==> flow/design.v <==
module life16(
    input clk,
    input load,
    input [255:0] data,
    output reg [255:0] q);
reg [3:0] sum;    
always @(posedge clk) begin
    if (load) begin q <= data; end
    else begin
        for (integer count = 0 ; count < 256 ; count++) begin
        if (count == 0) begin
            sum = q[1] + q[15] + q[16] + q[17] + q[31] + q[240] + q[241] +  q[255]; 
        end else if (count == 15) begin
            sum = q[14] + q[16] + q[0] + q[31] + q[240] + q[254] + q[30]  + q[255];
        end else if (count == 240) begin
            sum = q[0] + q[1] + q[15] + q[239] + q[241] + q[224] + q[225] + q[255];
        end else if (count == 255) begin
            sum = q[0] + q[14] +  q[15] + q[224] + q[238] + q[240] + q[239] + q[254];
        end else if (count > 0 && count < 15) begin
            sum = q[count -1] + q[count +1] + q[count +16] + q[count +15] + q[count +17] + q[count + 240] + q[count +239] + q[count +241];
        end else if (count % 16 == 0) begin 
            sum = q[count -1] + q[count +1] + q[count +15] + q[count +16] + q[count +17] + q[count -15] + q[count -16] + q[count +31];
        end else if (count % 16 == 15)  begin
            sum = q[count -1] + q[count +1] + q[count +15] + q[count -15]  + q[count +16] + q[count -16] + q[count -17]  + q[count -31];
        end else if (count > 240 && count < 255) begin
            sum = q[count -1] + q[count +1] + q[count - 15] + q[count - 16] + q[count - 17] + q[count - 240] + q[count - 241] + q[count - 239];
        end else begin
            sum = q[count -1] + q[count +1] + q[count -15] + q[count -16]  + q[count -17] + q[count +15] + q[count +16] + q[count +17];
        end
        if ((sum == 0 || sum == 1) || (sum >= 4)) begin
         	q[count] <= 0;
    	end else if (sum == 3) begin
         	q[count] <= 1;
    	end
    end
    end
end
endmodule
* From RTL to reports: life16
Module life16 before and after one edit of its RTL, step after step.
"original" refers to lines of the RTL above, "edited" to lines of the edited file.
"difference" is "edited" less "original", of the values as shown; "relative change" is that difference over "original", in percent.
The mark n/a stands for no value.
- Top module :: life16
- Clock port :: clk
- Standard-cell library :: sky130hd
- Library corner :: tt_025C_1v80

* Diff
The edit as a unified diff against the file above.
The edited RTL no longer does the same as the RTL above: the edit was made by script, with no optimisation intended.
#+begin_src diff
@@ -20,5 +20,5 @@
             sum = q[count -1] + q[count +1] + q[count +16] + q[count +15] + q[count +17] + q[count + 240] + q[count +239] + q[count +241];
         end else if (count % 16 == 0) begin 
-            sum = q[count -1] + q[count +1] + q[count +15] + q[count +16] + q[count +17] + q[count -15] + q[count -16] + q[count +31];
+            sum = q[count -1] + q[count +1] + q[count +15] + q[count +16] + q[count +17] + q[count -15] - q[count -16] + q[count +31];
         end else if (count % 16 == 15)  begin
             sum = q[count -1] + q[count +1] + q[count +15] + q[count -15]  + q[count +16] + q[count -16] + q[count -17]  + q[count -31];
#+end_src

* Word level
Yosys after proc, flatten, opt, wreduce and memory -nomap, before mapping. Memory bits, and registers merged into a memory's read port (data or address), are not among the register bits. Print and check cells are not counted. Equal cells are merged and count once.
** Storage and ports
- register bits :: original 256, edited 256, difference 0, relative change 0.00%
- input bits :: original 258, edited 258, difference 0, relative change 0.00%
- word-level cells :: original 4864, edited 4864, difference 0, relative change 0.00%
** Operators by class
- add/subtract/negate cells :: original 1792, edited 1792, difference 0, relative change 0.00%
- $lt $le $gt $ge :: original 256, edited 256, difference 0, relative change 0.00%
- equality and inequality tests :: original 512, edited 512, difference 0, relative change 0.00%
- multiplexer cells :: original 1024, edited 1024, difference 0, relative change 0.00%
- reductions and logical operators :: original 1024, edited 1024, difference 0, relative change 0.00%
** Operators by type and width
- 4-bit by 1-bit adder with 4-bit output :: original 1024, edited 1010, difference -14, relative change -1.37%
- 4-bit by 1-bit subtractor with 4-bit output :: original 0, edited 14, difference +14
- 1-bit 2-to-1 mux :: original 768, edited 768, difference 0, relative change 0.00%
- 1-bit logical OR :: original 512, edited 512, difference 0, relative change 0.00%
- 1-bit by 1-bit adder with 2-bit output :: original 256, edited 256, difference 0, relative change 0.00%
- 2-bit by 1-bit adder with 3-bit output :: original 256, edited 256, difference 0, relative change 0.00%
- 3-bit by 1-bit adder with 4-bit output :: original 256, edited 256, difference 0, relative change 0.00%
- 4-bit by 1-bit == test with 1-bit output (second input constant) :: original 256, edited 256, difference 0, relative change 0.00%
- 4-bit by 2-bit == test with 1-bit output (second input constant) :: original 256, edited 256, difference 0, relative change 0.00%
- 4-bit by 3-bit >= comparator with 1-bit output (second input constant) :: original 256, edited 256, difference 0, relative change 0.00%
- 4-bit logical NOT :: original 256, edited 256, difference 0, relative change 0.00%
- 4-bit 2-to-1 mux :: original 256, edited 256, difference 0, relative change 0.00%
- 3-bit nonzero test :: original 256, edited 256, difference 0, relative change 0.00%

* Logic depth
Depth = most cells in a row (Yosys ltp): at word level without a register or memory, in the mapped netlist without a sequential cell, where the memories' decode and read muxes count.
** Logic depth
- depth in word-level cells :: original 13, edited 13, difference 0, relative change 0.00%
- ABC_AREA :: original 0, edited 0
- gate-level depth with buffers :: original 11, edited 11, difference 0, relative change 0.00%

* Mapped cells and area
The flow's flattened synthesis, as Yosys stat reports it; memories are mapped. The netlist is that of the ABC_AREA named above (0 if unset); the other value can give another one.
** Mapped netlist
- cell count :: original 5687, edited 5514, difference -173, relative change -3.04%
- cell area after synthesis (µm²) :: original 56600.5, edited 55384.4, difference -1216.1, relative change -2.15%
- mapped flip-flops :: original 256, edited 256, difference 0, relative change 0.00%
- buffer cells :: original 57, edited 84, difference +27, relative change +47.37%
** Cell types
- sky130_fd_sc_hd__inv_1 :: original 2047, edited 1749, difference -298, relative change -14.56%
- sky130_fd_sc_hd__nor4b_1 :: original 256, edited 0, difference -256, relative change -100.00%
- sky130_fd_sc_hd__or3_1 :: original 256, edited 0, difference -256, relative change -100.00%
- sky130_fd_sc_hd__nor3b_1 :: original 250, edited 3, difference -247, relative change -98.80%
- sky130_fd_sc_hd__o31ai_1 :: original 0, edited 242, difference +242
- sky130_fd_sc_hd__or4_1 :: original 0, edited 242, difference +242
- sky130_fd_sc_hd__nor2b_1 :: original 0, edited 192, difference +192
- sky130_fd_sc_hd__mux2i_1 :: original 256, edited 126, difference -130, relative change -50.78%
- sky130_fd_sc_hd__a211oi_1 :: original 0, edited 126, difference +126
- sky130_fd_sc_hd__a21oi_1 :: original 250, edited 135, difference -115, relative change -46.00%
- sky130_fd_sc_hd__nand2_1 :: original 256, edited 318, difference +62, relative change +24.22%
- sky130_fd_sc_hd__a31oi_1 :: original 0, edited 51, difference +51
- sky130_fd_sc_hd__nor2_1 :: original 6, edited 53, difference +47, relative change +783.33%
- sky130_fd_sc_hd__buf_2 :: original 0, edited 47, difference +47
- sky130_fd_sc_hd__buf_6 :: original 45, edited 0, difference -45, relative change -100.00%
- sky130_fd_sc_hd__clkbuf_1 :: original 5, edited 37, difference +32, relative change +640.00%
- sky130_fd_sc_hd__o2111ai_1 :: original 0, edited 21, difference +21
- sky130_fd_sc_hd__nand3b_1 :: original 0, edited 15, difference +15
Not every row of either side is listed.

* Timing after synthesis
Source: OpenSTA report_checks on the synthesized netlist (no wires, ideal clock, input and output delay 20% of the period each), path of least setup slack; recovery checks are left aside. Register names are those of the netlist, which keeps one name where synthesis merged equal registers.
** Path post-synthesis
- kind :: original flip-flop to flip-flop, edited flip-flop to flip-flop
- from :: original register q[33], edited register q[31]
- to :: original register q[34], edited register q[32]
- clock period (ns) :: original 5.0, edited 5.0, difference 0.0, relative change 0.00%
- library setup time (ns) :: original 0.254, edited 0.242, difference -0.012
- launch time at the first pin (ns) :: original 0.000, edited 0.000, difference 0.000
- data arrival time (ns) :: original 3.587, edited 3.672, difference +0.085, relative change +2.37%
- path slack (ns) :: original 1.159, edited 1.086, difference -0.073
- delay of the path (ns) :: original 3.841, edited 3.914, difference +0.073, relative change +1.90%
- driving pins on the path :: original 12, edited 11, difference -1, relative change -8.33%
- path buffers :: original 0, edited 0, difference 0
- synthesis period reached (ns) :: original 3.841, edited 3.914, difference +0.073, relative change +1.90%
"delay of the path" is the arrival time less input delay plus setup time.
"driving pins on the path" counts driving pins, that of a launching flip-flop among them; a cell with two outputs on the path counts twice.
"synthesis period reached" is the clock period less the worst setup slack; recovery checks do not enter. This is arithmetic on one report: input and output delays are still those of the set period (20% each).
The rows between start and end are the longest chain of elaborated cells between them; the timing report does not say that the signal goes this way. Where chains are equally long, one stands for them.
A line is the first line of the expression or statement that the cell stems from. Yosys adds cells for indexed reads and writes and turns some case tables into memories.
At most two assigning lines are given for a register; there are more.
original: The path ends at the enable pin of a flip-flop; only ways to that pin are counted.
On the way, post-synthesis, original:
- Cell sequence :: sky130_fd_sc_hd__edfxtp_1 > sky130_fd_sc_hd__inv_1 > sky130_fd_sc_hd__fa_1 > sky130_fd_sc_hd__fa_1 > sky130_fd_sc_hd__fa_1 > sky130_fd_sc_hd__inv_1 > sky130_fd_sc_hd__ha_1 > sky130_fd_sc_hd__inv_1 > sky130_fd_sc_hd__fa_1 > sky130_fd_sc_hd__nor4b_1 > sky130_fd_sc_hd__a22oi_1 > sky130_fd_sc_hd__or3_1
- Length of the longest elaborated chain :: 12
- Elaborated cells on any way between the ends :: 15
- RTL lines with such cells :: 4
- Classes of those cells :: 7 x add/sub; 1 x compare; 2 x eq/ne; 1 x mux; 4 x reduce/logical
** RTL lines, path post-synthesis, original
- from (decl) :: RTL line 5 : output reg [255:0] q);
- from (assign) :: RTL line 8 : if (load) begin q <= data; end
- from (assign) :: RTL line 31 : q[count] <= 0;
- 1-bit by 1-bit adder with 2-bit output :: RTL line 28 : sum = q[count -1] + q[count +1] + q[count -15] + q[count -16]  + q[count -17] + q[count +15] + q[count +16] + ...
- 2-bit by 1-bit adder with 3-bit output :: RTL line 28
- 3-bit by 1-bit adder with 4-bit output :: RTL line 28
- 4-bit by 1-bit adder with 4-bit output x4 :: RTL line 28
- 4-bit 2-to-1 mux :: RTL line 8
- 4-bit logical NOT :: RTL line 30 : if ((sum == 0 || sum == 1) || (sum >= 4)) begin
- 1-bit logical OR x2 :: RTL line 30
- 3-bit nonzero test
- to (assign) :: RTL line 8
- to (assign) :: RTL line 31
- to (decl) :: RTL line 5
edited: The path ends at the enable pin of a flip-flop; only ways to that pin are counted.
On the way, post-synthesis, edited:
- Cell sequence :: sky130_fd_sc_hd__edfxtp_1 > sky130_fd_sc_hd__inv_1 > sky130_fd_sc_hd__ha_1 > sky130_fd_sc_hd__fa_1 > sky130_fd_sc_hd__fa_1 > sky130_fd_sc_hd__fa_1 > sky130_fd_sc_hd__inv_1 > sky130_fd_sc_hd__fa_1 > sky130_fd_sc_hd__or3b_1 > sky130_fd_sc_hd__or4b_1 > sky130_fd_sc_hd__a21bo_1
- Length of the longest elaborated chain :: 12
- Elaborated cells on any way between the ends :: 15
- RTL lines with such cells :: 4
- Classes of those cells :: 7 x add/sub; 1 x compare; 2 x eq/ne; 1 x mux; 4 x reduce/logical
** RTL lines, path post-synthesis, edited
- from (decl) :: RTL line 5 : output reg [255:0] q);
- from (assign) :: RTL line 8 : if (load) begin q <= data; end
- from (assign) :: RTL line 31 : q[count] <= 0;
- 1-bit by 1-bit adder with 2-bit output :: RTL line 22 : sum = q[count -1] + q[count +1] + q[count +15] + q[count +16] + q[count +17] + q[count -15] - q[count -16] + q ...
- 2-bit by 1-bit adder with 3-bit output :: RTL line 22
- 3-bit by 1-bit adder with 4-bit output :: RTL line 22
- 4-bit by 1-bit adder with 4-bit output x2 :: RTL line 22
- 4-bit by 1-bit subtractor with 4-bit output :: RTL line 22
- 4-bit by 1-bit adder with 4-bit output :: RTL line 22
- 4-bit 2-to-1 mux :: RTL line 8
- 4-bit logical NOT :: RTL line 30 : if ((sum == 0 || sum == 1) || (sum >= 4)) begin
- 1-bit logical OR x2 :: RTL line 30
- 3-bit nonzero test
- to (assign) :: RTL line 8
- to (assign) :: RTL line 31
- to (decl) :: RTL line 5

* Worst path after layout
Path of least setup slack in the final report of each run of pair 1 (OpenROAD, finished layout, wires in). Where an end is a register, its clock arrival counts in the times.
** Path after layout
- kind :: original flip-flop to flip-flop, edited flip-flop to flip-flop
- from :: original register q[8], edited register q[192]
- to :: original register q[249], edited register q[207]
- clock period (ns) :: original 4.43, edited 4.43, difference 0.00, relative change 0.00%
- library setup time (ns) :: original 0.24, edited 0.25, difference +0.01
- launch time at the first pin (ns) :: original 0.62, edited 0.64, difference +0.02, relative change +3.23%
- data arrival time (ns) :: original 4.51, edited 4.47, difference -0.04, relative change -0.89%
- path slack (ns) :: original 0.29, edited 0.33, difference +0.04
- driving pins on the path :: original 12, edited 12, difference 0, relative change 0.00%
- path buffers :: original 0, edited 0, difference 0
The rows between start and end are the longest chain of elaborated cells between them; the timing report does not say that the signal goes this way. Where chains are equally long, one stands for them.
At most two assigning lines are given for a register; there are more.
original: The path ends at the enable pin of a flip-flop; only ways to that pin are counted.
On the way, after layout, original:
- Cell sequence :: sky130_fd_sc_hd__edfxtp_1 > sky130_fd_sc_hd__inv_1 > sky130_fd_sc_hd__fa_1 > sky130_fd_sc_hd__fa_1 > sky130_fd_sc_hd__fa_1 > sky130_fd_sc_hd__inv_1 > sky130_fd_sc_hd__ha_1 > sky130_fd_sc_hd__inv_1 > sky130_fd_sc_hd__fa_1 > sky130_fd_sc_hd__nor4b_1 > sky130_fd_sc_hd__a21oi_1 > sky130_fd_sc_hd__or3_1
- Length of the longest elaborated chain :: 7
- Elaborated cells on any way between the ends :: 10
- RTL lines with such cells :: 4
- Classes of those cells :: 2 x add/sub; 1 x compare; 2 x eq/ne; 1 x mux; 4 x reduce/logical
** RTL lines, path after layout, original
- from (decl) :: RTL line 5 : output reg [255:0] q);
- from (assign) :: RTL line 8 : if (load) begin q <= data; end
- from (assign) :: RTL line 31 : q[count] <= 0;
- 4-bit by 1-bit adder with 4-bit output x2 :: RTL line 26 : sum = q[count -1] + q[count +1] + q[count - 15] + q[count - 16] + q[count - 17] + q[count - 240] + q[count - 2 ...
- 4-bit 2-to-1 mux :: RTL line 8
- 4-bit logical NOT :: RTL line 30 : if ((sum == 0 || sum == 1) || (sum >= 4)) begin
- 1-bit logical OR x2 :: RTL line 30
- 3-bit nonzero test
- to (assign) :: RTL line 8
- to (assign) :: RTL line 31
- to (decl) :: RTL line 5
edited: The path ends at the enable pin of a flip-flop; only ways to that pin are counted.
On the way, after layout, edited:
- Cell sequence :: sky130_fd_sc_hd__edfxtp_1 > sky130_fd_sc_hd__inv_1 > sky130_fd_sc_hd__fa_1 > sky130_fd_sc_hd__fa_1 > sky130_fd_sc_hd__fa_1 > sky130_fd_sc_hd__inv_1 > sky130_fd_sc_hd__ha_1 > sky130_fd_sc_hd__inv_1 > sky130_fd_sc_hd__fa_1 > sky130_fd_sc_hd__a211oi_1 > sky130_fd_sc_hd__mux2i_1 > sky130_fd_sc_hd__or4_1
- Length of the longest elaborated chain :: 10
- Elaborated cells on any way between the ends :: 13
- RTL lines with such cells :: 4
- Classes of those cells :: 5 x add/sub; 1 x compare; 2 x eq/ne; 1 x mux; 4 x reduce/logical
** RTL lines, path after layout, edited
- from (decl) :: RTL line 5 : output reg [255:0] q);
- from (assign) :: RTL line 8 : if (load) begin q <= data; end
- from (assign) :: RTL line 31 : q[count] <= 0;
- 3-bit by 1-bit adder with 4-bit output :: RTL line 24 : sum = q[count -1] + q[count +1] + q[count +15] + q[count -15]  + q[count +16] + q[count -16] + q[count -17]  + ...
- 4-bit by 1-bit adder with 4-bit output x4 :: RTL line 24
- 4-bit 2-to-1 mux :: RTL line 8
- 4-bit logical NOT :: RTL line 30 : if ((sum == 0 || sum == 1) || (sum >= 4)) begin
- 1-bit logical OR x2 :: RTL line 30
- 3-bit nonzero test
- to (assign) :: RTL line 8
- to (assign) :: RTL line 31
- to (decl) :: RTL line 5

* Measured runs
Runs of the flow (Yosys, OpenROAD) on both versions; the two runs of a pair have the same settings. The constraints put input and output delay at 20% of the set period each and load the outputs with 0.01 pF.
Flow settings, pair 1:
- CORE_UTILIZATION :: 40
- period_ns :: 4.43
- CAP_MARGIN :: 20
- CORE_MARGIN :: 2
- SLEW_MARGIN :: 20
** Measured results, pair 1
- cell area after synthesis (µm²) :: original 56600.5, edited 55384.4, difference -1216.1, relative change -2.15%
- overall die area (µm²) :: original 144525.0, edited 141455.0, difference -3070.0, relative change -2.12%
- standard-cell area after layout (µm²) :: original 67146.9, edited 65799.4, difference -1347.5, relative change -2.01%
- final utilization (%) :: original 47.6, edited 47.9, difference +0.3
- lowest setup slack (ns) :: original 0.285, edited 0.332, difference +0.047
- sum of negative setup slack (ns) :: original 0.000, edited 0.000, difference 0.000
- worst-case hold slack (ns) :: original 0.736, edited 0.741, difference +0.005
- period achieved (ns) :: original 4.145, edited 4.098, difference -0.047, relative change -1.13%
Flow settings, pair 2:
- CORE_MARGIN :: 4
- CORE_UTILIZATION :: 56
- GPL_ROUTABILITY_DRIVEN :: 1
- PLACE_DENSITY :: 0.61
- SETUP_SLACK_MARGIN :: -0.44
- TNS_END_PERCENT :: 90
- period_ns :: 4.76
- CAP_MARGIN :: 20
- SLEW_MARGIN :: 20
** Measured results, pair 2
- cell area after synthesis (µm²) :: original 56600.5, edited 55384.4, difference -1216.1, relative change -2.15%
- overall die area (µm²) :: original 106224.0, edited 103997.0, difference -2227.0, relative change -2.10%
- standard-cell area after layout (µm²) :: original 65537.9, edited 64199.1, difference -1338.8, relative change -2.04%
- final utilization (%) :: original 65.4, edited 65.3, difference -0.1
- lowest setup slack (ns) :: original 0.525, edited 0.622, difference +0.097
- sum of negative setup slack (ns) :: original 0.000, edited 0.000, difference 0.000
- worst-case hold slack (ns) :: original 0.724, edited 0.743, difference +0.019
- period achieved (ns) :: original 4.235, edited 4.138, difference -0.097, relative change -2.29%
By "period achieved" is meant the clock period of the run minus its worst setup slack. This is arithmetic on one report: input and output delays are still those of the set period (20% each).
